==> flow/design.v <==
`timescale 1ns / 1ps
module ram_based_shift_regs #(
    parameter integer data_width = 8,  
    parameter integer delay_n = 16,  
    parameter shift_type = "ram",  
    parameter ram_type = "lutram",  
    parameter INIT_FILE = "no_init",  
    parameter en_output_register_init = "true",  
    parameter output_register_init_v = 0,  
    parameter real simulation_delay = 1  
)(
    input wire clk,
    input wire resetn,
    input wire[data_width-1:0] shift_in,
    input wire ce,
    output wire[data_width-1:0] shift_out
);
    function integer clogb2 (input integer bit_depth);
        integer temp;
    begin
        temp = bit_depth;
        for(clogb2 = -1;temp > 0;clogb2 = clogb2 + 1)
            temp = temp >> 1;
    end
    endfunction
    reg[data_width-1:0] shift_ffs[delay_n-1:0];
    genvar shift_ffs_i;
    generate
        for(shift_ffs_i = 0;shift_ffs_i < delay_n;shift_ffs_i = shift_ffs_i + 1)
        begin:shift_ffs_blk
            if(en_output_register_init == "false")
            begin
                always @(posedge clk)
                begin
                    if(ce)
                        shift_ffs[shift_ffs_i] <= (shift_ffs_i == 0) ?
                            shift_in:shift_ffs[shift_ffs_i-1];
                end
            end
            else
            begin
                always @(posedge clk or negedge resetn)
                begin
                    if(~resetn)
                        shift_ffs[shift_ffs_i] <= output_register_init_v;
                    else if(ce)
                        shift_ffs[shift_ffs_i] <= (shift_ffs_i == 0) ?
                            shift_in:shift_ffs[shift_ffs_i-1];
                end
            end
        end
    endgenerate
    assign shift_out = shift_ffs[delay_n-1];
endmodule
`timescale 1ns / 1ps
module add_tree_2_4_8_16_32 #(
    parameter integer add_input_n = 16,  
	parameter integer add_width = 32,  
	parameter real simulation_delay = 1  
)(
	input wire aclk,
	input wire aresetn,
	input wire aclken,
	input wire[add_input_n*add_width-1:0] add_in,
	input wire add_in_vld,
	output wire signed[add_width+5-1:0] add_out,
	output wire add_out_vld
);
	wire signed[add_width-1:0] add_s0_in[0:31];
	wire add_s0_in_vld;
	reg signed[add_width+1-1:0] add_s0_out[0:15];
	reg add_s0_out_vld;
	genvar add_s0_i;
	generate
		for(add_s0_i = 0;add_s0_i < 16;add_s0_i = add_s0_i + 1)
		begin:add_s0_blk
			always @(posedge aclk)
			begin
				if(aclken & add_s0_in_vld)
					add_s0_out[add_s0_i] <= add_s0_in[add_s0_i*2] + add_s0_in[add_s0_i*2+1];
			end
		end
	endgenerate
	always @(posedge aclk or negedge aresetn)
	begin
		if(~aresetn)
			add_s0_out_vld <= 1'b0;
		else if(aclken)
			add_s0_out_vld <= add_s0_in_vld;
	end
	wire signed[add_width+1-1:0] add_s1_in[0:15];
	wire add_s1_in_vld;
	reg signed[add_width+2-1:0] add_s1_out[0:7];
	reg add_s1_out_vld;
	genvar add_s1_i;
	generate
		for(add_s1_i = 0;add_s1_i < 8;add_s1_i = add_s1_i + 1)
		begin:add_s1_blk
			always @(posedge aclk)
			begin
				if(aclken & add_s1_in_vld)
					add_s1_out[add_s1_i] <= add_s1_in[add_s1_i*2] + add_s1_in[add_s1_i*2+1];
			end
		end
	endgenerate
	always @(posedge aclk or negedge aresetn)
	begin
		if(~aresetn)
			add_s1_out_vld <= 1'b0;
		else if(aclken)
			add_s1_out_vld <= add_s1_in_vld;
	end
	wire signed[add_width+2-1:0] add_s2_in[0:7];
	wire add_s2_in_vld;
	reg signed[add_width+3-1:0] add_s2_out[0:3];
	reg add_s2_out_vld;
	genvar add_s2_i;
	generate
		for(add_s2_i = 0;add_s2_i < 4;add_s2_i = add_s2_i + 1)
		begin:add_s2_blk
			always @(posedge aclk)
			begin
				if(aclken & add_s2_in_vld)
					add_s2_out[add_s2_i] <= add_s2_in[add_s2_i*2] + add_s2_in[add_s2_i*2+1];
			end
		end
	endgenerate
	always @(posedge aclk or negedge aresetn)
	begin
		if(~aresetn)
			add_s2_out_vld <= 1'b0;
		else if(aclken)
			add_s2_out_vld <= add_s2_in_vld;
	end
	wire signed[add_width+3-1:0] add_s3_in[0:3];
	wire add_s3_in_vld;
	reg signed[add_width+4-1:0] add_s3_out[0:1];
	reg add_s3_out_vld;
	genvar add_s3_i;
	generate
		for(add_s3_i = 0;add_s3_i < 2;add_s3_i = add_s3_i + 1)
		begin:add_s3_blk
			always @(posedge aclk)
			begin
				if(aclken & add_s3_in_vld)
					add_s3_out[add_s3_i] <= add_s3_in[add_s3_i*2] + add_s3_in[add_s3_i*2+1];
			end
		end
	endgenerate
	always @(posedge aclk or negedge aresetn)
	begin
		if(~aresetn)
			add_s3_out_vld <= 1'b0;
		else if(aclken)
			add_s3_out_vld <= add_s3_in_vld;
	end
	wire signed[add_width+4-1:0] add_s4_in[0:1];
	wire add_s4_in_vld;
	reg signed[add_width+5-1:0] add_s4_out;
	reg add_s4_out_vld;
	assign add_out = add_s4_out;
	assign add_out_vld = add_s4_out_vld;
	always @(posedge aclk)
	begin
		if(aclken & add_s4_in_vld)
			add_s4_out <= add_s4_in[0] + add_s4_in[1];
	end
	always @(posedge aclk or negedge aresetn)
	begin
		if(~aresetn)
			add_s4_out_vld <= 1'b0;
		else if(aclken)
			add_s4_out_vld <= add_s4_in_vld;
	end
	genvar add_s0_in_i;
	generate
		for(add_s0_in_i = 0;add_s0_in_i < 32;add_s0_in_i = add_s0_in_i + 1)
		begin:add_s0_in_blk
			if(add_input_n == 32)
				assign add_s0_in[add_s0_in_i] = $signed(add_in[(add_s0_in_i+1)*add_width-1:add_s0_in_i*add_width]);
			else
				assign add_s0_in[add_s0_in_i] = {add_width{1'bx}};
		end
	endgenerate
	genvar add_s1_in_i;
	generate
		for(add_s1_in_i = 0;add_s1_in_i < 16;add_s1_in_i = add_s1_in_i + 1)
		begin:add_s1_in_blk
			if(add_input_n == 16)
				assign add_s1_in[add_s1_in_i] = $signed(add_in[(add_s1_in_i+1)*add_width-1:add_s1_in_i*add_width]);
			else
				assign add_s1_in[add_s1_in_i] = add_s0_out[add_s1_in_i];
		end
	endgenerate
	genvar add_s2_in_i;
	generate
		for(add_s2_in_i = 0;add_s2_in_i < 8;add_s2_in_i = add_s2_in_i + 1)
		begin:add_s2_in_blk
			if(add_input_n == 8)
				assign add_s2_in[add_s2_in_i] = $signed(add_in[(add_s2_in_i+1)*add_width-1:add_s2_in_i*add_width]);
			else
				assign add_s2_in[add_s2_in_i] = add_s1_out[add_s2_in_i];
		end
	endgenerate
	genvar add_s3_in_i;
	generate
		for(add_s3_in_i = 0;add_s3_in_i < 4;add_s3_in_i = add_s3_in_i + 1)
		begin:add_s3_in_blk
			if(add_input_n == 4)
				assign add_s3_in[add_s3_in_i] = $signed(add_in[(add_s3_in_i+1)*add_width-1:add_s3_in_i*add_width]);
			else
				assign add_s3_in[add_s3_in_i] = add_s2_out[add_s3_in_i];
		end
	endgenerate
	genvar add_s4_in_i;
	generate
		for(add_s4_in_i = 0;add_s4_in_i < 2;add_s4_in_i = add_s4_in_i + 1)
		begin:add_s4_in_blk
			if(add_input_n == 2)
				assign add_s4_in[add_s4_in_i] = $signed(add_in[(add_s4_in_i+1)*add_width-1:add_s4_in_i*add_width]);
			else
				assign add_s4_in[add_s4_in_i] = add_s3_out[add_s4_in_i];
		end
	endgenerate
	assign add_s0_in_vld = (add_input_n == 32) ? add_in_vld:1'b0;
	assign add_s1_in_vld = (add_input_n == 16) ? add_in_vld:add_s0_out_vld;
	assign add_s2_in_vld = (add_input_n == 8) ? add_in_vld:add_s1_out_vld;
	assign add_s3_in_vld = (add_input_n == 4) ? add_in_vld:add_s2_out_vld;
	assign add_s4_in_vld = (add_input_n == 2) ? add_in_vld:add_s3_out_vld;
endmodule
`timescale 1ns / 1ps
module max_tree_2_4_8_16_32 #(
    parameter integer cmp_input_n = 4,  
	parameter integer cmp_width = 4,  
	parameter real simulation_delay = 1  
)(
	input wire aclk,
	input wire aresetn,
	input wire aclken,
	input wire[cmp_input_n*cmp_width-1:0] cmp_in,
	input wire cmp_in_vld,
	output wire signed[cmp_width-1:0] cmp_out,
	output wire cmp_out_vld
);
	wire signed[cmp_width-1:0] cmp_in_arr[0:31];
	wire[31:0] cmp_in_mask;
	genvar cmp_in_i;
	generate
		for(cmp_in_i = 0;cmp_in_i < 32;cmp_in_i = cmp_in_i + 1)
		begin:cmp_in_blk
			assign cmp_in_arr[cmp_in_i] = 
				((cmp_in_i % (32/cmp_input_n)) == 0) ? 
					cmp_in[((cmp_in_i/(32/cmp_input_n))+1)*cmp_width-1:(cmp_in_i/(32/cmp_input_n))*cmp_width]:
					{1'b1, {(cmp_width-1){1'b0}}};
			assign cmp_in_mask[cmp_in_i] = 
				((cmp_in_i % (32/cmp_input_n)) == 0) ? 
					1'b1:
					1'b0;
		end
	endgenerate
	wire signed[cmp_width-1:0] cmp_s1_res[0:15];
	wire[15:0] cmp_s1_mask;
	wire signed[cmp_width-1:0] cmp_s2_res[0:7];
	wire[7:0] cmp_s2_mask;
	reg signed[cmp_width-1:0] cmp_s3_res[0:3];
	reg[3:0] cmp_s3_mask;
	reg cmp_in_vld_d1;
	genvar cmp_s1_i;
	generate
		for(cmp_s1_i = 0;cmp_s1_i < 16;cmp_s1_i = cmp_s1_i + 1)
		begin:cmp_s1_blk
			assign cmp_s1_res[cmp_s1_i] = 
				(cmp_in_mask[cmp_s1_i*2] & (cmp_in_arr[cmp_s1_i*2] > cmp_in_arr[cmp_s1_i*2+1])) ? 
					cmp_in_arr[cmp_s1_i*2]:
					cmp_in_arr[cmp_s1_i*2+1];
			assign cmp_s1_mask[cmp_s1_i] = 
				cmp_in_mask[cmp_s1_i*2] | cmp_in_mask[cmp_s1_i*2+1];
		end
	endgenerate
	genvar cmp_s2_i;
	generate
		for(cmp_s2_i = 0;cmp_s2_i < 8;cmp_s2_i = cmp_s2_i + 1)
		begin:cmp_s2_blk
			assign cmp_s2_res[cmp_s2_i] = 
				(cmp_s1_mask[cmp_s2_i*2] & (cmp_s1_res[cmp_s2_i*2] > cmp_s1_res[cmp_s2_i*2+1])) ? 
					cmp_s1_res[cmp_s2_i*2]:
					cmp_s1_res[cmp_s2_i*2+1];
			assign cmp_s2_mask[cmp_s2_i] = 
				cmp_s1_mask[cmp_s2_i*2] | cmp_s1_mask[cmp_s2_i*2+1];
		end
	endgenerate
	genvar cmp_s3_i;
	generate
		for(cmp_s3_i = 0;cmp_s3_i < 4;cmp_s3_i = cmp_s3_i + 1)
		begin:cmp_s3_blk
			always @(posedge aclk)
			begin
				if(aclken & cmp_in_vld)
				begin
					cmp_s3_res[cmp_s3_i] <= 
						(cmp_s2_mask[cmp_s3_i*2] & (cmp_s2_res[cmp_s3_i*2] > cmp_s2_res[cmp_s3_i*2+1])) ? 
							cmp_s2_res[cmp_s3_i*2]:
							cmp_s2_res[cmp_s3_i*2+1];
					cmp_s3_mask[cmp_s3_i] <= 
						cmp_s2_mask[cmp_s3_i*2] | cmp_s2_mask[cmp_s3_i*2+1];
				end
			end
		end
	endgenerate
	always @(posedge aclk or negedge aresetn)
	begin
		if(~aresetn)
			cmp_in_vld_d1 <= 1'b0;
		else if(aclken)
			cmp_in_vld_d1 <= cmp_in_vld;
	end
	wire signed[cmp_width-1:0] cmp_s4_res[0:1];
	wire[1:0] cmp_s4_mask;
	reg signed[cmp_width-1:0] cmp_s5_res;
	reg cmp_in_vld_d2;
	assign cmp_s4_res[0] = 
		(cmp_s3_mask[0] & (cmp_s3_res[0] > cmp_s3_res[1])) ? 
			cmp_s3_res[0]:
			cmp_s3_res[1];
	assign cmp_s4_res[1] = 
		(cmp_s3_mask[2] & (cmp_s3_res[2] > cmp_s3_res[3])) ? 
			cmp_s3_res[2]:
			cmp_s3_res[3];
	assign cmp_s4_mask[0] = cmp_s3_mask[0] | cmp_s3_mask[1];
	assign cmp_s4_mask[1] = cmp_s3_mask[2] | cmp_s3_mask[3];
	always @(posedge aclk)
	begin
		if(aclken & cmp_in_vld_d1)
			cmp_s5_res <= 
				(cmp_s4_mask[0] & (cmp_s4_res[0] > cmp_s4_res[1])) ? 
					cmp_s4_res[0]:
					cmp_s4_res[1];
	end
	always @(posedge aclk or negedge aresetn)
	begin
		if(~aresetn)
			cmp_in_vld_d2 <= 1'b0;
		else if(aclken)
			cmp_in_vld_d2 <= cmp_in_vld_d1;
	end
	assign cmp_out = cmp_s5_res;
	assign cmp_out_vld = cmp_in_vld_d2;
endmodule
`timescale 1ns / 1ps
module signed_mul #(
	parameter integer op_a_width = 16,  
	parameter integer op_b_width = 16,  
	parameter integer output_width = 32,  
	parameter en_in_reg = "false",  
	parameter en_out_reg = "false",  
	parameter real simulation_delay = 1  
)(
	input wire clk,
	input wire ce_in_reg,
	input wire ce_mul,
	input wire ce_out_reg,
	input wire signed[op_a_width-1:0] op_a,
	input wire signed[op_b_width-1:0] op_b,
	output wire signed[output_width-1:0] res
);
	reg signed[op_a_width-1:0] op_a_r;
	reg signed[op_b_width-1:0] op_b_r;
	always @(posedge clk)
	begin
		if(ce_in_reg)
		begin
			op_a_r <= op_a;
			op_b_r <= op_b;
		end
	end
	wire signed[op_a_width-1:0] mul_in1;
	wire signed[op_b_width-1:0] mul_in2;
	reg signed[(op_a_width+op_b_width)-1:0] mul_res;
	assign mul_in1 = (en_in_reg == "false") ? op_a:op_a_r;
	assign mul_in2 = (en_in_reg == "false") ? op_b:op_b_r;
	always @(posedge clk)
	begin
		if(ce_mul)
			mul_res <= mul_in1 * mul_in2;
	end
	reg signed[(op_a_width+op_b_width)-1:0] res_r;
	assign res = (en_out_reg == "false") ? mul_res:res_r;
	always @(posedge clk)
	begin
		if(ce_out_reg)
			res_r <= mul_res;
	end
endmodule
`timescale 1ns / 1ps
module conv_mac_cell #(
	parameter integer ATOMIC_C = 4,  
	parameter EN_SMALL_FP16 = "true",  
	parameter integer INFO_ALONG_WIDTH = 2,  
	parameter real SIM_DELAY = 1  
)(
	input wire aclk,
	input wire aresetn,
	input wire aclken,
	input wire[1:0] calfmt,  
	input wire[ATOMIC_C*16-1:0] mac_in_ftm,  
	input wire[ATOMIC_C*16-1:0] mac_in_wgt,  
	input wire mac_in_ftm_masked,  
	input wire[INFO_ALONG_WIDTH-1:0] mac_in_info_along,  
	input wire mac_in_valid,  
	output wire[7:0] mac_out_exp,  
	output wire signed[39:0] mac_out_frac,  
	output wire[INFO_ALONG_WIDTH-1:0] mac_out_info_along,  
	output wire mac_out_valid,  
	output wire[ATOMIC_C*16-1:0] mul_op_a,  
	output wire[ATOMIC_C*16-1:0] mul_op_b,  
	output wire mul_ce,  
	input wire[ATOMIC_C*32-1:0] mul_res  
);
    function integer clogb2(input integer bit_depth);
    begin
		if(bit_depth == 0)
			clogb2 = 0;
		else
		begin
			for(clogb2 = -1;bit_depth > 0;clogb2 = clogb2 + 1)
				bit_depth = bit_depth >> 1;
		end
    end
    endfunction
	localparam CAL_FMT_INT8 = 2'b00;
	localparam CAL_FMT_INT16 = 2'b01;
	localparam CAL_FMT_FP16 = 2'b10;
	wire mul_ce_inner;
	wire signed[15:0] mul_op_a_arr[0:ATOMIC_C-1];  
	wire signed[15:0] mul_op_b_arr[0:ATOMIC_C-1];  
	reg mul_ce_inner_d1;
	reg signed[15:0] mul_op_a_arr_d1[0:ATOMIC_C-1];  
	reg signed[15:0] mul_op_b_arr_d1[0:ATOMIC_C-1];  
	wire signed[31:0] mul_res_arr[0:ATOMIC_C-1];  
	assign mul_ce = aclken & mul_ce_inner_d1;
	genvar mul_i;
	generate
		for(mul_i = 0;mul_i < ATOMIC_C;mul_i = mul_i + 1)
		begin:mul_blk
			assign mul_op_a[mul_i*16+15:mul_i*16] = mul_op_a_arr_d1[mul_i];
			assign mul_op_b[mul_i*16+15:mul_i*16] = mul_op_b_arr_d1[mul_i];
			assign mul_res_arr[mul_i] = $signed(mul_res[mul_i*32+31:mul_i*32]);
			always @(posedge aclk)
			begin
				if(aclken & mul_ce_inner)
				begin
					mul_op_a_arr_d1[mul_i] <= mul_op_a_arr[mul_i];
					mul_op_b_arr_d1[mul_i] <= mul_op_b_arr[mul_i];
				end
			end
		end
	endgenerate
	always @(posedge aclk or negedge aresetn)
	begin
		if(~aresetn)
			mul_ce_inner_d1 <= 1'b0;
		else if(aclken)
			mul_ce_inner_d1 <= mul_ce_inner;
	end
	wire[15:0] mac_in_ftm_arr[0:ATOMIC_C-1];  
	wire[15:0] mac_in_wgt_arr[0:ATOMIC_C-1];  
	genvar mac_in_i;
	generate
		for(mac_in_i = 0;mac_in_i < ATOMIC_C;mac_in_i = mac_in_i + 1)
		begin:mac_in_blk
			assign mac_in_ftm_arr[mac_in_i] = mac_in_ftm[mac_in_i*16+15:mac_in_i*16];
			assign mac_in_wgt_arr[mac_in_i] = mac_in_wgt[mac_in_i*16+15:mac_in_i*16];
		end
	endgenerate
	wire signed[31:0] add_tree_in_arr[0:ATOMIC_C-1];
	wire[ATOMIC_C*32-1:0] add_tree_in;
	wire add_tree_in_mask;
	wire add_tree_in_valid;
	wire signed[36:0] add_tree_out;
	wire add_tree_out_mask;
	wire add_tree_out_valid;
	genvar add_tree_in_i;
	generate
		for(add_tree_in_i = 0;add_tree_in_i < ATOMIC_C;add_tree_in_i = add_tree_in_i + 1)
		begin:add_tree_in_blk
			assign add_tree_in[add_tree_in_i*32+31:add_tree_in_i*32] = add_tree_in_arr[add_tree_in_i];
		end
	endgenerate
	generate
		if(ATOMIC_C != 1)
		begin
			add_tree_2_4_8_16_32 #(
				.add_input_n(ATOMIC_C),
				.add_width(32),
				.simulation_delay(SIM_DELAY)
			)add_tree_u(
				.aclk(aclk),
				.aresetn(aresetn),
				.aclken(aclken),
				.add_in(add_tree_in),
				.add_in_vld(add_tree_in_valid),
				.add_out(add_tree_out),
				.add_out_vld(add_tree_out_valid)
			);
			ram_based_shift_regs #(
				.data_width(1),
				.delay_n(clogb2(ATOMIC_C)),
				.shift_type("ff"),
				.en_output_register_init("true"),
				.simulation_delay(SIM_DELAY)
			)delay_for_mask_along_with_add_tree_u(
				.clk(aclk),
				.resetn(aresetn),
				.shift_in(add_tree_in_mask),
				.ce(aclken),
				.shift_out(add_tree_out_mask)
			);
		end
		else
		begin
			assign add_tree_out = $signed(add_tree_in);
			assign add_tree_out_mask = add_tree_in_mask;
			assign add_tree_out_valid = add_tree_in_valid;
		end
	endgenerate
	reg mac_in_valid_d1;  
	reg mac_in_valid_d2;  
	reg mac_in_valid_d3;  
	reg mac_in_valid_d4;  
	always @(posedge aclk or negedge aresetn)
	begin
		if(~aresetn)
			{mac_in_valid_d4, mac_in_valid_d3, mac_in_valid_d2, mac_in_valid_d1} <= 4'b0000;
		else if(aclken)
			{mac_in_valid_d4, mac_in_valid_d3, mac_in_valid_d2, mac_in_valid_d1} <= 
				{mac_in_valid_d3, mac_in_valid_d2, mac_in_valid_d1, mac_in_valid};
	end
	reg mac_in_ftm_masked_d1;  
	reg mac_in_ftm_masked_d2;  
	reg mac_in_ftm_masked_d3;  
	reg mac_in_ftm_masked_d4;  
	always @(posedge aclk)
	begin
		if(aclken & mac_in_valid)
			mac_in_ftm_masked_d1 <= mac_in_ftm_masked;
	end
	always @(posedge aclk)
	begin
		if(aclken & mac_in_valid_d1)
			mac_in_ftm_masked_d2 <= mac_in_ftm_masked_d1;
	end
	always @(posedge aclk)
	begin
		if(aclken & mac_in_valid_d2)
			mac_in_ftm_masked_d3 <= mac_in_ftm_masked_d2;
	end
	always @(posedge aclk)
	begin
		if(aclken & mac_in_valid_d3)
			mac_in_ftm_masked_d4 <= mac_in_ftm_masked_d3;
	end
	wire signed[15:0] mul_op_a_int16_arr[0:ATOMIC_C-1];  
	wire signed[15:0] mul_op_b_int16_arr[0:ATOMIC_C-1];  
	wire mul_ce_int16;  
	wire signed[31:0] add_tree_in_int16_arr[0:ATOMIC_C-1];
	wire add_tree_in_int16_mask;
	wire add_tree_in_int16_valid;
	wire signed[39:0] mac_out_frac_int16;  
	wire mac_out_int16_mask;
	wire mac_out_int16_valid;
	assign mul_ce_int16 = mac_in_valid & (~mac_in_ftm_masked);
	assign add_tree_in_int16_mask = mac_in_ftm_masked_d2;
	assign add_tree_in_int16_valid = mac_in_valid_d2;
	assign mac_out_frac_int16 = {{3{add_tree_out[36]}}, add_tree_out};
	assign mac_out_int16_mask = add_tree_out_mask;
	assign mac_out_int16_valid = add_tree_out_valid;
	genvar cal_int16_i;
	generate
		for(cal_int16_i = 0;cal_int16_i < ATOMIC_C;cal_int16_i = cal_int16_i + 1)
		begin:cal_int16_blk
			assign mul_op_a_int16_arr[cal_int16_i] = $signed(mac_in_ftm_arr[cal_int16_i]);
			assign mul_op_b_int16_arr[cal_int16_i] = $signed(mac_in_wgt_arr[cal_int16_i]);
			assign add_tree_in_int16_arr[cal_int16_i] = mul_res_arr[cal_int16_i];
		end
	endgenerate
	wire signed[15:0] mul_op_a_fp16_arr[0:ATOMIC_C-1];  
	wire signed[15:0] mul_op_b_fp16_arr[0:ATOMIC_C-1];  
	wire mul_ce_fp16;  
	wire signed[31:0] add_tree_in_fp16_arr[0:ATOMIC_C-1];
	wire add_tree_in_fp16_mask;
	wire add_tree_in_fp16_valid;
	wire signed[4:0] max_cmp_tree_in_arr[0:ATOMIC_C-1];  
	wire[ATOMIC_C*5-1:0] max_cmp_tree_in;  
	wire max_cmp_tree_in_valid;  
	wire signed[4:0] max_cmp_tree_out;  
	wire[7:0] mac_out_exp_fp16;  
	wire signed[39:0] mac_out_frac_fp16;  
	wire mac_out_fp16_mask;
	wire mac_out_fp16_valid;
	wire fp16_s_f[0:ATOMIC_C-1];  
	wire[4:0] fp16_e_f[0:ATOMIC_C-1];  
	wire[9:0] fp16_m_f[0:ATOMIC_C-1];  
	wire fp16_s_w[0:ATOMIC_C-1];  
	wire[4:0] fp16_e_w[0:ATOMIC_C-1];  
	wire[9:0] fp16_m_w[0:ATOMIC_C-1];  
	wire[13:0] fp16_mts_f[0:ATOMIC_C-1];  
	wire[13:0] fp16_mts_w[0:ATOMIC_C-1];  
	reg fp16_mtso_sign[0:ATOMIC_C-1];  
	reg fp16_mtso_sign_d1[0:ATOMIC_C-1];  
	reg[3:0] fp16_e_h3_f_add_w[0:ATOMIC_C-1];  
	reg[3:0] fp16_e_h3_f_add_w_d1[0:ATOMIC_C-1];  
	reg[3:0] fp16_e_h3_f_add_w_d2[0:ATOMIC_C-1];  
	wire[3:0] fp16_func;  
	reg[3:0] fp16_func_d1;  
	wire[5:0] fp16_set[0:ATOMIC_C-1];  
	reg signed[28:0] fp16_signed_mtso[0:ATOMIC_C-1];  
	reg signed[28:0] fp16_shifted_mtso[0:ATOMIC_C-1];  
	assign mul_ce_fp16 = mac_in_valid & (~mac_in_ftm_masked);
	assign add_tree_in_fp16_mask = mac_in_ftm_masked_d4;
	assign add_tree_in_fp16_valid = mac_in_valid_d4;
	assign max_cmp_tree_in_valid = (calfmt == CAL_FMT_FP16) & mac_in_valid_d1 & (~mac_in_ftm_masked_d1);
	assign mac_out_frac_fp16 = {{3{add_tree_out[36]}}, add_tree_out};
	assign mac_out_fp16_mask = add_tree_out_mask;
	assign mac_out_fp16_valid = add_tree_out_valid;
	assign fp16_func = max_cmp_tree_out[3:0];
	genvar fp16_in_i;
	generate
		for(fp16_in_i = 0;fp16_in_i < ATOMIC_C;fp16_in_i = fp16_in_i + 1)
		begin:fp16_in_blk
			assign {fp16_s_f[fp16_in_i], fp16_e_f[fp16_in_i], fp16_m_f[fp16_in_i]} = 
				mac_in_ftm_arr[fp16_in_i];
			assign {fp16_s_w[fp16_in_i], fp16_e_w[fp16_in_i], fp16_m_w[fp16_in_i]} = 
				mac_in_wgt_arr[fp16_in_i];
		end
	endgenerate
	genvar fp16_mts_i;
	generate
		for(fp16_mts_i = 0;fp16_mts_i < ATOMIC_C;fp16_mts_i = fp16_mts_i + 1)
		begin:fp16_mts_blk
			assign fp16_mts_f[fp16_mts_i] = 
				{3'b000, (EN_SMALL_FP16 == "false") | (fp16_e_f[fp16_mts_i] != 5'b00000), fp16_m_f[fp16_mts_i]} << 
					(
						((EN_SMALL_FP16 == "false") | (fp16_e_f[fp16_mts_i] != 5'b00000)) ? 
							fp16_e_f[fp16_mts_i][1:0]:
							2'b01
					);
			assign fp16_mts_w[fp16_mts_i] = 
				{3'b000, (EN_SMALL_FP16 == "false") | (fp16_e_w[fp16_mts_i] != 5'b00000), fp16_m_w[fp16_mts_i]} << 
					(
						((EN_SMALL_FP16 == "false") | (fp16_e_w[fp16_mts_i] != 5'b00000)) ? 
							fp16_e_w[fp16_mts_i][1:0]:
							2'b01
					);
		end
	endgenerate
	genvar fp16_mtso_sign_i;
	generate
		for(fp16_mtso_sign_i = 0;fp16_mtso_sign_i < ATOMIC_C;fp16_mtso_sign_i = fp16_mtso_sign_i + 1)
		begin:fp16_mtso_sign_blk
			always @(posedge aclk)
			begin
				if(aclken & (calfmt == CAL_FMT_FP16) & mac_in_valid & (~mac_in_ftm_masked))
					fp16_mtso_sign[fp16_mtso_sign_i] <= fp16_s_f[fp16_mtso_sign_i] ^ fp16_s_w[fp16_mtso_sign_i];
			end
			always @(posedge aclk)
			begin
				if(aclken & (calfmt == CAL_FMT_FP16) & mac_in_valid_d1 & (~mac_in_ftm_masked_d1))
					fp16_mtso_sign_d1[fp16_mtso_sign_i] <= fp16_mtso_sign[fp16_mtso_sign_i];
			end
		end
	endgenerate
	genvar fp16_mts_mul_i;
	generate
		for(fp16_mts_mul_i = 0;fp16_mts_mul_i < ATOMIC_C;fp16_mts_mul_i = fp16_mts_mul_i + 1)
		begin:fp16_mts_mul_blk
			assign mul_op_a_fp16_arr[fp16_mts_mul_i] = {2'b00, fp16_mts_f[fp16_mts_mul_i]};
			assign mul_op_b_fp16_arr[fp16_mts_mul_i] = {2'b00, fp16_mts_w[fp16_mts_mul_i]};
		end
	endgenerate
	genvar fp16_e_h3_f_add_w_i;
	generate
		for(fp16_e_h3_f_add_w_i = 0;fp16_e_h3_f_add_w_i < ATOMIC_C;fp16_e_h3_f_add_w_i = fp16_e_h3_f_add_w_i + 1)
		begin:fp16_e_h3_f_add_w_blk
			always @(posedge aclk)
			begin
				if(aclken & (calfmt == CAL_FMT_FP16) & mac_in_valid & (~mac_in_ftm_masked))
					fp16_e_h3_f_add_w[fp16_e_h3_f_add_w_i] <= 
						fp16_e_f[fp16_e_h3_f_add_w_i][4:2] + fp16_e_w[fp16_e_h3_f_add_w_i][4:2];
			end
			always @(posedge aclk)
			begin
				if(aclken & (calfmt == CAL_FMT_FP16) & mac_in_valid_d1 & (~mac_in_ftm_masked_d1))
					fp16_e_h3_f_add_w_d1[fp16_e_h3_f_add_w_i] <= 
						fp16_e_h3_f_add_w[fp16_e_h3_f_add_w_i];
			end
			always @(posedge aclk)
			begin
				if(aclken & (calfmt == CAL_FMT_FP16) & mac_in_valid_d2 & (~mac_in_ftm_masked_d2))
					fp16_e_h3_f_add_w_d2[fp16_e_h3_f_add_w_i] <= 
						fp16_e_h3_f_add_w_d1[fp16_e_h3_f_add_w_i];
			end
		end
	endgenerate
	genvar fp16_signed_mtso_i;
	generate
		for(fp16_signed_mtso_i = 0;fp16_signed_mtso_i < ATOMIC_C;fp16_signed_mtso_i = fp16_signed_mtso_i + 1)
		begin:fp16_signed_mtso_blk
			always @(posedge aclk)
			begin
				if(aclken & (calfmt == CAL_FMT_FP16) & mac_in_valid_d2 & (~mac_in_ftm_masked_d2))
					fp16_signed_mtso[fp16_signed_mtso_i] <= 
						fp16_mtso_sign_d1[fp16_signed_mtso_i] ? 
							({1'b1, ~mul_res_arr[fp16_signed_mtso_i][27:0]} + 1'b1):
							{1'b0, mul_res_arr[fp16_signed_mtso_i][27:0]};
			end
		end
	endgenerate
	genvar max_cmp_tree_in_i;
	generate
		for(max_cmp_tree_in_i = 0;max_cmp_tree_in_i < ATOMIC_C;max_cmp_tree_in_i = max_cmp_tree_in_i + 1)
		begin:max_cmp_tree_in_blk
			assign max_cmp_tree_in_arr[max_cmp_tree_in_i] = 
				{1'b0, fp16_e_h3_f_add_w[max_cmp_tree_in_i]};
			assign max_cmp_tree_in[max_cmp_tree_in_i*5+4:max_cmp_tree_in_i*5] = 
				max_cmp_tree_in_arr[max_cmp_tree_in_i];
		end
	endgenerate
	generate
		if(ATOMIC_C != 1)
		begin
			max_tree_2_4_8_16_32 #(
				.cmp_input_n(ATOMIC_C),
				.cmp_width(5),
				.simulation_delay(SIM_DELAY)
			)max_tree_u(
				.aclk(aclk),
				.aresetn(aresetn),
				.aclken(aclken),
				.cmp_in(max_cmp_tree_in),
				.cmp_in_vld(max_cmp_tree_in_valid),
				.cmp_out(max_cmp_tree_out),
				.cmp_out_vld()
			);
		end
		else
		begin
			reg[4:0] max_cmp_tree_in_d1;  
			reg[4:0] max_cmp_tree_in_d2;  
			reg max_cmp_tree_in_valid_d1;  
			reg max_cmp_tree_in_valid_d2;  
			assign max_cmp_tree_out = max_cmp_tree_in_d2;
			always @(posedge aclk or negedge aresetn)
			begin
				if(~aresetn)
					{max_cmp_tree_in_valid_d2, max_cmp_tree_in_valid_d1} <= 2'b00;
				else if(aclken)
					{max_cmp_tree_in_valid_d2, max_cmp_tree_in_valid_d1} <= 
						{max_cmp_tree_in_valid_d1, max_cmp_tree_in_valid};
			end
			always @(posedge aclk)
			begin
				if(aclken & max_cmp_tree_in_valid)
					max_cmp_tree_in_d1 <= max_cmp_tree_in;
			end
			always @(posedge aclk)
			begin
				if(aclken & max_cmp_tree_in_valid_d1)
					max_cmp_tree_in_d2 <= max_cmp_tree_in_d1;
			end
		end
	endgenerate
	genvar fp16_shifted_mtso_i;
	generate
		for(fp16_shifted_mtso_i = 0;fp16_shifted_mtso_i < ATOMIC_C;fp16_shifted_mtso_i = fp16_shifted_mtso_i + 1)
		begin:fp16_shifted_mtso_blk
			assign fp16_set[fp16_shifted_mtso_i] = 
				{fp16_func - fp16_e_h3_f_add_w_d2[fp16_shifted_mtso_i], 2'b00};
			always @(posedge aclk)
			begin
				if(aclken & (calfmt == CAL_FMT_FP16) & mac_in_valid_d3 & (~mac_in_ftm_masked_d3))
				begin
					if(fp16_set[fp16_shifted_mtso_i] >= 6'd32)
						fp16_shifted_mtso[fp16_shifted_mtso_i] <= 29'd0;
					else
						fp16_shifted_mtso[fp16_shifted_mtso_i] <= 
							(fp16_set[fp16_shifted_mtso_i] == 6'd0) ? fp16_signed_mtso[fp16_shifted_mtso_i]:
							(fp16_set[fp16_shifted_mtso_i] == 6'd4)  ? {
																	       {4{fp16_signed_mtso[fp16_shifted_mtso_i][28]}}, 
																		   fp16_signed_mtso[fp16_shifted_mtso_i][28:4]
																	   }:
							(fp16_set[fp16_shifted_mtso_i] == 6'd8)  ? {
																	       {8{fp16_signed_mtso[fp16_shifted_mtso_i][28]}}, 
																		   fp16_signed_mtso[fp16_shifted_mtso_i][28:8]
																	   }:
							(fp16_set[fp16_shifted_mtso_i] == 6'd12) ? {
																	       {12{fp16_signed_mtso[fp16_shifted_mtso_i][28]}}, 
																		   fp16_signed_mtso[fp16_shifted_mtso_i][28:12]
																	   }:
							(fp16_set[fp16_shifted_mtso_i] == 6'd16) ? {
																	       {16{fp16_signed_mtso[fp16_shifted_mtso_i][28]}}, 
																		   fp16_signed_mtso[fp16_shifted_mtso_i][28:16]
																	   }:
							(fp16_set[fp16_shifted_mtso_i] == 6'd20) ? {
																	       {20{fp16_signed_mtso[fp16_shifted_mtso_i][28]}}, 
																		   fp16_signed_mtso[fp16_shifted_mtso_i][28:20]
																	   }:
							(fp16_set[fp16_shifted_mtso_i] == 6'd24) ? {
																	       {24{fp16_signed_mtso[fp16_shifted_mtso_i][28]}}, 
																		   fp16_signed_mtso[fp16_shifted_mtso_i][28:24]
																	   }:
																	   {
																	       {28{fp16_signed_mtso[fp16_shifted_mtso_i][28]}}, 
																		   fp16_signed_mtso[fp16_shifted_mtso_i][28:28]
																	   };
				end
			end
		end
	endgenerate
	genvar fp16_chn_acumm_i;
	generate
		for(fp16_chn_acumm_i = 0;fp16_chn_acumm_i < ATOMIC_C;fp16_chn_acumm_i = fp16_chn_acumm_i + 1)
		begin:fp16_chn_acumm_blk
			assign add_tree_in_fp16_arr[fp16_chn_acumm_i] = 
				{{3{fp16_shifted_mtso[fp16_chn_acumm_i][28]}}, fp16_shifted_mtso[fp16_chn_acumm_i]};
		end
	endgenerate
	generate
		if(ATOMIC_C != 1)
		begin
			ram_based_shift_regs #(
				.data_width(8),
				.delay_n(clogb2(ATOMIC_C)),
				.shift_type("ff"),
				.en_output_register_init("true"),
				.simulation_delay(SIM_DELAY)
			)delay_for_fp16_func_u(
				.clk(aclk),
				.resetn(aresetn),
				.shift_in({2'b00, fp16_func_d1, 2'b00}),
				.ce(aclken & (calfmt == CAL_FMT_FP16)),
				.shift_out(mac_out_exp_fp16)
			);
		end
		else
		begin
			assign mac_out_exp_fp16 = {2'b00, fp16_func_d1, 2'b00};
		end
	endgenerate
	always @(posedge aclk)
	begin
		if(aclken & (calfmt == CAL_FMT_FP16) & mac_in_valid_d3 & (~mac_in_ftm_masked_d3))
			fp16_func_d1 <= fp16_func;
	end
	assign mul_ce_inner = 
		((calfmt == CAL_FMT_FP16) & mul_ce_fp16) | 
		((calfmt == CAL_FMT_INT16) & mul_ce_int16);
	genvar mul_reuse_i;
	generate
		for(mul_reuse_i = 0;mul_reuse_i < ATOMIC_C;mul_reuse_i = mul_reuse_i + 1)
		begin:mul_reuse_blk
			assign mul_op_a_arr[mul_reuse_i] = 
				(calfmt == CAL_FMT_FP16) ? 
					mul_op_a_fp16_arr[mul_reuse_i]:
					mul_op_a_int16_arr[mul_reuse_i];
			assign mul_op_b_arr[mul_reuse_i] = 
				(calfmt == CAL_FMT_FP16) ? 
					mul_op_b_fp16_arr[mul_reuse_i]:
					mul_op_b_int16_arr[mul_reuse_i];
		end
	endgenerate
	assign add_tree_in_mask = 
		aclken & (
			((calfmt == CAL_FMT_FP16) & add_tree_in_fp16_mask) | 
			((calfmt == CAL_FMT_INT16) & add_tree_in_int16_mask)
		);
	assign add_tree_in_valid = 
		aclken & (
			((calfmt == CAL_FMT_FP16) & add_tree_in_fp16_valid) | 
			((calfmt == CAL_FMT_INT16) & add_tree_in_int16_valid)
		);
	genvar add_tree_reuse_i;
	generate
		for(add_tree_reuse_i = 0;add_tree_reuse_i < ATOMIC_C;add_tree_reuse_i = add_tree_reuse_i + 1)
		begin:add_tree_reuse_blk
			assign add_tree_in_arr[add_tree_reuse_i] = 
				(calfmt == CAL_FMT_FP16) ? 
					add_tree_in_fp16_arr[add_tree_reuse_i]:
					add_tree_in_int16_arr[add_tree_reuse_i];
		end
	endgenerate
	wire[INFO_ALONG_WIDTH-1:0] mac_out_info_along_fp16;  
	wire[INFO_ALONG_WIDTH-1:0] mac_out_info_along_int16;  
	assign mac_out_exp = 
		((calfmt == CAL_FMT_FP16) & (~mac_out_fp16_mask)) ? 
			mac_out_exp_fp16:
			8'd24;
	assign mac_out_frac = 
		(calfmt == CAL_FMT_FP16) ? 
			(mac_out_fp16_mask ? 40'd0:mac_out_frac_fp16):
			(mac_out_int16_mask ? 40'd0:mac_out_frac_int16);
	assign mac_out_info_along = 
		(calfmt == CAL_FMT_FP16) ? 
			mac_out_info_along_fp16:
			mac_out_info_along_int16;
	assign mac_out_valid = 
		aclken & (
			((calfmt == CAL_FMT_FP16) & mac_out_fp16_valid) | 
			((calfmt == CAL_FMT_INT16) & mac_out_int16_valid)
		);
	ram_based_shift_regs #(
		.data_width(INFO_ALONG_WIDTH),
		.delay_n(2+clogb2(ATOMIC_C)),
		.shift_type("ff"),
		.en_output_register_init("true"),
		.simulation_delay(SIM_DELAY)
	)delay_for_info_along_int16_u(
		.clk(aclk),
		.resetn(aresetn),
		.shift_in(mac_in_info_along),
		.ce(aclken),
		.shift_out(mac_out_info_along_int16)
	);
	ram_based_shift_regs #(
		.data_width(INFO_ALONG_WIDTH),
		.delay_n(2),
		.shift_type("ff"),
		.en_output_register_init("true"),
		.simulation_delay(SIM_DELAY)
	)delay_for_info_along_fp16_u(
		.clk(aclk),
		.resetn(aresetn),
		.shift_in(mac_out_info_along_int16),
		.ce(aclken & (calfmt == CAL_FMT_FP16)),
		.shift_out(mac_out_info_along_fp16)
	);
endmodule
`timescale 1ns / 1ps
module conv_mac_unit (
	input wire aclk,
	input wire aresetn,
	input wire aclken,
	input wire[1:0] calfmt,
	input wire[8*16-1:0] mac_in_ftm,
	input wire[8*16-1:0] mac_in_wgt,
	input wire mac_in_ftm_masked,
	input wire[1:0] mac_in_info_along,
	input wire mac_in_valid,
	output wire[7:0] mac_out_exp,
	output wire[39:0] mac_out_frac,
	output wire[1:0] mac_out_info_along,
	output wire mac_out_valid
);
	localparam integer ATOMIC_C = 8;
	wire[ATOMIC_C*16-1:0] mul_op_a;
	wire[ATOMIC_C*16-1:0] mul_op_b;
	wire mul_ce;
	wire[ATOMIC_C*32-1:0] mul_res;
	conv_mac_cell #(
		.ATOMIC_C(ATOMIC_C),
		.EN_SMALL_FP16("true"),
		.INFO_ALONG_WIDTH(2),
		.SIM_DELAY(0)
	)mac_cell_u(
		.aclk(aclk),
		.aresetn(aresetn),
		.aclken(aclken),
		.calfmt(calfmt),
		.mac_in_ftm(mac_in_ftm),
		.mac_in_wgt(mac_in_wgt),
		.mac_in_ftm_masked(mac_in_ftm_masked),
		.mac_in_info_along(mac_in_info_along),
		.mac_in_valid(mac_in_valid),
		.mac_out_exp(mac_out_exp),
		.mac_out_frac(mac_out_frac),
		.mac_out_info_along(mac_out_info_along),
		.mac_out_valid(mac_out_valid),
		.mul_op_a(mul_op_a),
		.mul_op_b(mul_op_b),
		.mul_ce(mul_ce),
		.mul_res(mul_res)
	);
	genvar mul_i;
	generate
		for(mul_i = 0;mul_i < ATOMIC_C;mul_i = mul_i + 1)
		begin:mul_blk
			signed_mul #(
				.op_a_width(16),
				.op_b_width(16),
				.output_width(32),
				.en_in_reg("false"),
				.en_out_reg("false"),
				.simulation_delay(0)
			)mul_u(
				.clk(aclk),
				.ce_in_reg(1'b0),
				.ce_mul(mul_ce),
				.ce_out_reg(1'b0),
				.op_a(mul_op_a[mul_i*16+15:mul_i*16]),
				.op_b(mul_op_b[mul_i*16+15:mul_i*16]),
				.res(mul_res[mul_i*32+31:mul_i*32])
			);
		end
	endgenerate
endmodule
; ---- Reports on conv_mac_unit
; What the tools print for conv_mac_unit, step after step.
; Lines are those of the file above, counted from 1.
; Operators carry their Yosys type and port widths (W data, S select, Z words).
; Library cell names are shortened.
; Not given: --
[inputs]
design = conv_mac_unit
clock_port = aclk
cell_library = sky130hd
lib_corner = tt_025C_1v80

; ---- Word-level counts
; Counts by Yosys on the flattened word-level netlist (proc, flatten, opt, wreduce). Print and check cells are left out. Cells with the same type and inputs are merged into one.
[bits]
input_bits = 265
out_inout_bits = 51
reg_bits = 1407
word_cells = 493
[classes]
n_cmp = 31
logic = 60
n_eq = 50
add_sub_neg = 31
n_mul = 8
n_mux = 130
shifts = 16
n_reduce_logical = 24
[ops]
columns = operator, n
row1 = $mul A16 B16 Y32, 8
row2 = $mux W28, 16
row3 = $mux W32, 8
row4 = $add A29 B1 Y29 const B, 8
row5 = $shl A11 B2 Y14, 16
row6 = $not A28 Y28, 8
row7 = $mux W14, 16
row8 = $mux W24, 8
row9 = $mux W20, 8
row10 = $add A32 B32 Y33, 4
row11 = $mux W16, 8
row12 = $mux W5, 22
row13 = $eq A4 B3 Y1 const B, 24
row14 = $mux W12, 8
row15 = $gt A5 B5 Y1 const B, 16
row16 = $reduce_bool A5 Y1, 16
row17 = $add A35 B35 Y36, 2
row18 = $eq A4 B2 Y1 const B, 16
row19 = $mux W8, 8
row20 = $ge A6 B6 Y1 const B, 8
row21 = $logic_not A6 Y1, 8
row22 = $mux W40, 1
row23 = $add A36 B36 Y37, 1
row24 = $mux W4, 9
row25 = $and A1 B1 Y1, 35
row26 = $gt A5 B5 Y1, 7
row27 = $mux W2, 17
row28 = $add A3 B3 Y4, 8
; Other operator kinds: 8; their cells: 36.

; ---- Logic depth
; Yosys ltp: most cells in a row. Word level: on the elaborated netlist, between registers, memories and ports. Mapped: between sequential cells and ports; inverters and the memories' decode and read muxes count.
[logic_depth]
depth_word = 9
ABC_AREA = 0
depth_mapped = 26
ltp_nobuf = 25

; ---- Synthesis result
; Source: synth_stat.txt of the flow (Yosys; design flattened, memories mapped). It holds for the ABC_AREA given above (unset counts as 0); a run with the other value may have another netlist.
[synth_totals]
mapped_area_um2 = 156413.8
buf_cells = 627
mapped_cells = 16003
sequential_area_um2 = 41700.0
ffs = 1395
[by_type]
columns = cell, n, type_area_um2
row1 = fa_1, 2119, 4.24E+04
row2 = edfxtp_1, 1357, 4.07E+04
row3 = ha_1, 970, 1.21E+04
row4 = inv_1, 2565, 9.63E+03
row5 = nand2_1, 2241, 8.41E+03
row6 = and2_1, 1079, 6.75E+03
row7 = xnor2_1, 614, 5.38E+03
row8 = a21oi_1, 738, 3.69E+03
row9 = nor2_1, 688, 2.58E+03
row10 = o21ai_0, 516, 2.58E+03
row11 = clkbuf_1, 582, 2.18E+03
row12 = a21o_1, 231, 1.73E+03
row13 = a211oi_1, 183, 1.37E+03
row14 = mux2i_1, 132, 1.32E+03
row15 = xor2_1, 128, 1.12E+03
row16 = dfrtp_1, 38, 950.912
row17 = o22ai_1, 131, 819.536
row18 = mux2_2, 72, 810.778
; Not listed: further types 73, cells in them 1619.
; The figures by module come from a second, unflattened synthesis with its own total; it is not the netlist above.
[unflattened]
cells_unflattened = 16906
area_unflattened_um2 = 162308.2
; Rows give one instance, submodules left out.
[modules]
columns = module, seq_area_um2, n_inst, mod_area_um2, n_cells
row1 = signed_mul, 960.9, 8, 11034.3, 1166
row2 = conv_mac_cell, 25349.3, 1, 51057.7, 5379
row3 = add_tree_2_4_8_16_32, 7312.0, 1, 18649.1, 1813
row4 = max_tree_2_4_8_16_32, 800.8, 1, 2660.1, 299
row5 = ram_based_shift_regs, 600.6, 1, 997.2, 51
row6 = ram_based_shift_regs, 250.2, 1, 411.6, 21
row7 = ram_based_shift_regs, 100.1, 1, 145.1, 8
row8 = ram_based_shift_regs, 75.1, 1, 108.9, 6
row9 = conv_mac_unit, 0.0, 1, 3.8, 1

; ---- Worst setup path after synthesis
; Source: OpenSTA report_checks on the synthesized netlist (no wires, ideal clock, input and output delay 20% of the period each), path of least setup slack; recovery checks are left aside. Register names are those of the netlist, which keeps one name where synthesis merged equal registers.
[synth_timing]
path_kind = input -> register
start = in calfmt[0]
end = reg mac_cell_u.fp16_e_h3_f_add_w_d2[0][0]
arrival_time_ns = 20.082
launch_ns = 1.400
setup_time_ns = 1.212
required_time_ns = 5.788
period_ns = 7.0
stages = 5
n_path_buf = 3
slack_ns = -14.294
delay_ns = 19.894
input_delay_ns = 1.400
period_less_setup_slack_ns = 21.294
; "delay_ns" is the arrival time less input delay plus setup time.
; "stages" counts driving pins, that of a launching flip-flop among them; a cell with two outputs on the path counts twice.
; "period_less_setup_slack_ns" is the clock period less the worst setup slack; recovery checks do not enter. This is arithmetic on one report: input and output delays are still those of the set period (20% each).
; The rows between start and end are the longest chain of elaborated cells between them; the timing report does not say that the signal goes this way. Where chains are equally long, one stands for them.
; A line is the first line of the expression or statement that the cell stems from. Yosys adds cells for indexed reads and writes and turns some case tables into memories.
[synth_via]
path_cell_list = nand2b_1 > clkbuf_1 > clkbuf_1 > clkbuf_1 > nor3_1
elab_chain_len = 4
cells_between = 4
classes_between = eq/ne: 1; logic: 3
[synth_rtl]
columns = item, line_no
row1 = "start, declared", 942  ; input wire[1:0] calfmt,
row2 = $eq A2 B2 Y1, 698  ; if(aclken & (calfmt == CAL_FMT_FP16) & mac_in_valid_d2 & (~mac_in_ftm_masked_d2))
row3 = $and A1 B1 Y1 x3, 698
row4 = "end, assigned", 699  ; fp16_e_h3_f_add_w_d2[fp16_e_h3_f_add_w_i] <=
row5 = "end, declared", 612  ; reg[3:0] fp16_e_h3_f_add_w_d2[0:ATOMIC_C-1];

; ---- Path in the finished layout
; From the final timing report of entry A: the path of least setup slack in the routed layout; clock arrival at registers is part of the times.
[layout_timing]
path_kind = register -> register
start = reg mac_cell_u.mul_op_b_arr_d1[7][13]
end = reg mul_blk[7].mul_u.mul_res[30]
stages = 22
slack_ns = -1.77
n_path_buf = 1
period_ns = 4.73
setup_time_ns = 0.25
arrival_time_ns = 7.16
launch_ns = 0.86
required_time_ns = 5.39
; The rows between start and end are the longest chain of elaborated cells between them; the timing report does not say that the signal goes this way. Where chains are equally long, one stands for them.
[layout_via]
path_cell_list = edfxtp_1 > buf_4 > and2_1 > fa_1 > fa_1 > fa_2 > fa_2 > fa_1 > inv_2 > fa_2 > inv_2 > ha_4 > a21o_1 > a21o_1 > a21oi_2 > o21ai_2 > a21oi_2 > o21ai_2 > or4_4 > a31o_4 > a21oi_2 > xnor2_1
elab_chain_len = 1
cells_between = 1
cone_lines = 1
classes_between = mul: 1
[layout_rtl]
columns = item, line_no
row1 = "start, declared", 438  ; reg signed[15:0] mul_op_b_arr_d1[0:ATOMIC_C-1];
row2 = "start, assigned", 453  ; mul_op_b_arr_d1[mul_i] <= mul_op_b_arr[mul_i];
row3 = $mul A16 B16 Y32, 384  ; mul_res <= mul_in1 * mul_in2;
row4 = "end, assigned", 384
row5 = "end, declared", 378  ; reg signed[(op_a_width+op_b_width)-1:0] mul_res;

Design conv_mac_unit on sky130hd. What follows are 3 stored runs of the flow, each under its own settings; their order means nothing. The constraints put input and output delay at 20% of the set period each and load the outputs with 0.01 pF.
By "timing.achieved_period_ns" is meant the clock period of the run minus its worst setup slack. This is arithmetic on one report: input and output delays are still those of the set period (20% each).
"worst_path_ns" means the part of the period allowed to the worst setup path (the constraints hold back 20% at inputs and 20% at outputs) less its slack; where the path has registers, the arrival times of their clocks count too.
By "fin_power_uw" is meant OpenSTA's value without simulated activity: inputs other than the clock are taken to toggle once in ten clock periods, and the tool carries that through the logic.

# entry A
==> flow/run.sh <==
#!/bin/bash
# the make line also repeats the synthesis and layout settings of config.mk as NAME=value (left out here)
make -C /OpenROAD-flow-scripts/flow DESIGN_CONFIG=/design/flow/config.mk WORK_HOME=/design/flow/orfs CLKGATE_MAP_FILE= finish
==> flow/config.mk <==
export PLATFORM = sky130hd
export DESIGN_NAME = conv_mac_unit
export DESIGN_NICKNAME = conv_mac_unit
export VERILOG_FILES = /design/flow/design.v
export SDC_FILE = /design/flow/constraint.sdc
export NUM_CORES = 4
export LEC_CHECK = 0
export ABC_AREA = 0
export CAP_MARGIN = 20
export CORE_ASPECT_RATIO = 0.82
export CORE_MARGIN = 2
export CORE_UTILIZATION = 19
export CTS_CLUSTER_SIZE = 51
export GPL_TIMING_DRIVEN = 0
export PLACE_DENSITY_LB_ADDON = 0.25
export SLEW_MARGIN = 30
==> flow/constraint.sdc <==
create_clock -name core_clock -period 4.73 [get_ports {aclk}]
set_input_delay 0.9460 -clock core_clock [delete_from_list [all_inputs] [get_ports {aclk}]]
set_output_delay 0.9460 -clock core_clock [all_outputs]
set_load 0.01 [all_outputs]

==> entry A: results <==
yosys.chip_area_um2=156413.8
final_die_area_um2=830540.0
cell_area_final_um2=194919.0
layout_utilization_frac=0.238
ws_setup_ns=-1.769
tns_setup_ns=-192.850
fin_hold_ws_ns=0.412
fin_power_uw=151919
timing.achieved_period_ns=6.499
worst_path_ns=6.50
path_kind="register -> register"

# entry B
==> flow/run.sh <==
#!/bin/bash
# the make line also repeats the synthesis and layout settings of config.mk as NAME=value (left out here)
make -C /OpenROAD-flow-scripts/flow DESIGN_CONFIG=/design/flow/config.mk WORK_HOME=/design/flow/orfs CLKGATE_MAP_FILE= finish
==> flow/config.mk <==
export PLATFORM = sky130hd
export DESIGN_NAME = conv_mac_unit
export DESIGN_NICKNAME = conv_mac_unit
export VERILOG_FILES = /design/flow/design.v
export SDC_FILE = /design/flow/constraint.sdc
export NUM_CORES = 4
export LEC_CHECK = 0
export CAP_MARGIN = 20
export CELL_PAD_IN_SITES_GLOBAL_PLACEMENT = 2
export CORE_MARGIN = 2
export CORE_UTILIZATION = 26
export CTS_CLUSTER_DIAMETER = 395
export MAX_ROUTING_LAYER = met4
export MIN_ROUTING_LAYER = met2
export PLACE_DENSITY = 0.8
export SETUP_SLACK_MARGIN = 0.08
export SLEW_MARGIN = 20
==> flow/constraint.sdc <==
create_clock -name core_clock -period 7.03 [get_ports {aclk}]
set_input_delay 1.4060 -clock core_clock [delete_from_list [all_inputs] [get_ports {aclk}]]
set_output_delay 1.4060 -clock core_clock [all_outputs]
set_load 0.01 [all_outputs]

==> entry B: results <==
yosys.chip_area_um2=156413.8
final_die_area_um2=607815.0
cell_area_final_um2=178382.0
layout_utilization_frac=0.298
ws_setup_ns=0.386
tns_setup_ns=0.000
fin_hold_ws_ns=0.416
fin_power_uw=80983
timing.achieved_period_ns=6.644
worst_path_ns=6.64
path_kind="register -> register"

# entry C
==> flow/run.sh <==
#!/bin/bash
# the make line also repeats the synthesis and layout settings of config.mk as NAME=value (left out here)
make -C /OpenROAD-flow-scripts/flow DESIGN_CONFIG=/design/flow/config.mk WORK_HOME=/design/flow/orfs CLKGATE_MAP_FILE= finish
==> flow/config.mk <==
export PLATFORM = sky130hd
export DESIGN_NAME = conv_mac_unit
export DESIGN_NICKNAME = conv_mac_unit
export VERILOG_FILES = /design/flow/design.v
export SDC_FILE = /design/flow/constraint.sdc
export NUM_CORES = 4
export LEC_CHECK = 0
export CAP_MARGIN = 20
export CORE_MARGIN = 2
export CORE_UTILIZATION = 40
export SLEW_MARGIN = 20
==> flow/constraint.sdc <==
create_clock -name core_clock -period 7.0 [get_ports {aclk}]
set_input_delay 1.4000 -clock core_clock [delete_from_list [all_inputs] [get_ports {aclk}]]
set_output_delay 1.4000 -clock core_clock [all_outputs]
set_load 0.01 [all_outputs]

==> entry C: results <==
yosys.chip_area_um2=156413.8
final_die_area_um2=396050.0
cell_area_final_um2=172903.0
layout_utilization_frac=0.444
ws_setup_ns=0.271
tns_setup_ns=0.000
fin_hold_ws_ns=0.417
fin_power_uw=78759
timing.achieved_period_ns=6.729
worst_path_ns=6.73
path_kind="register -> register"
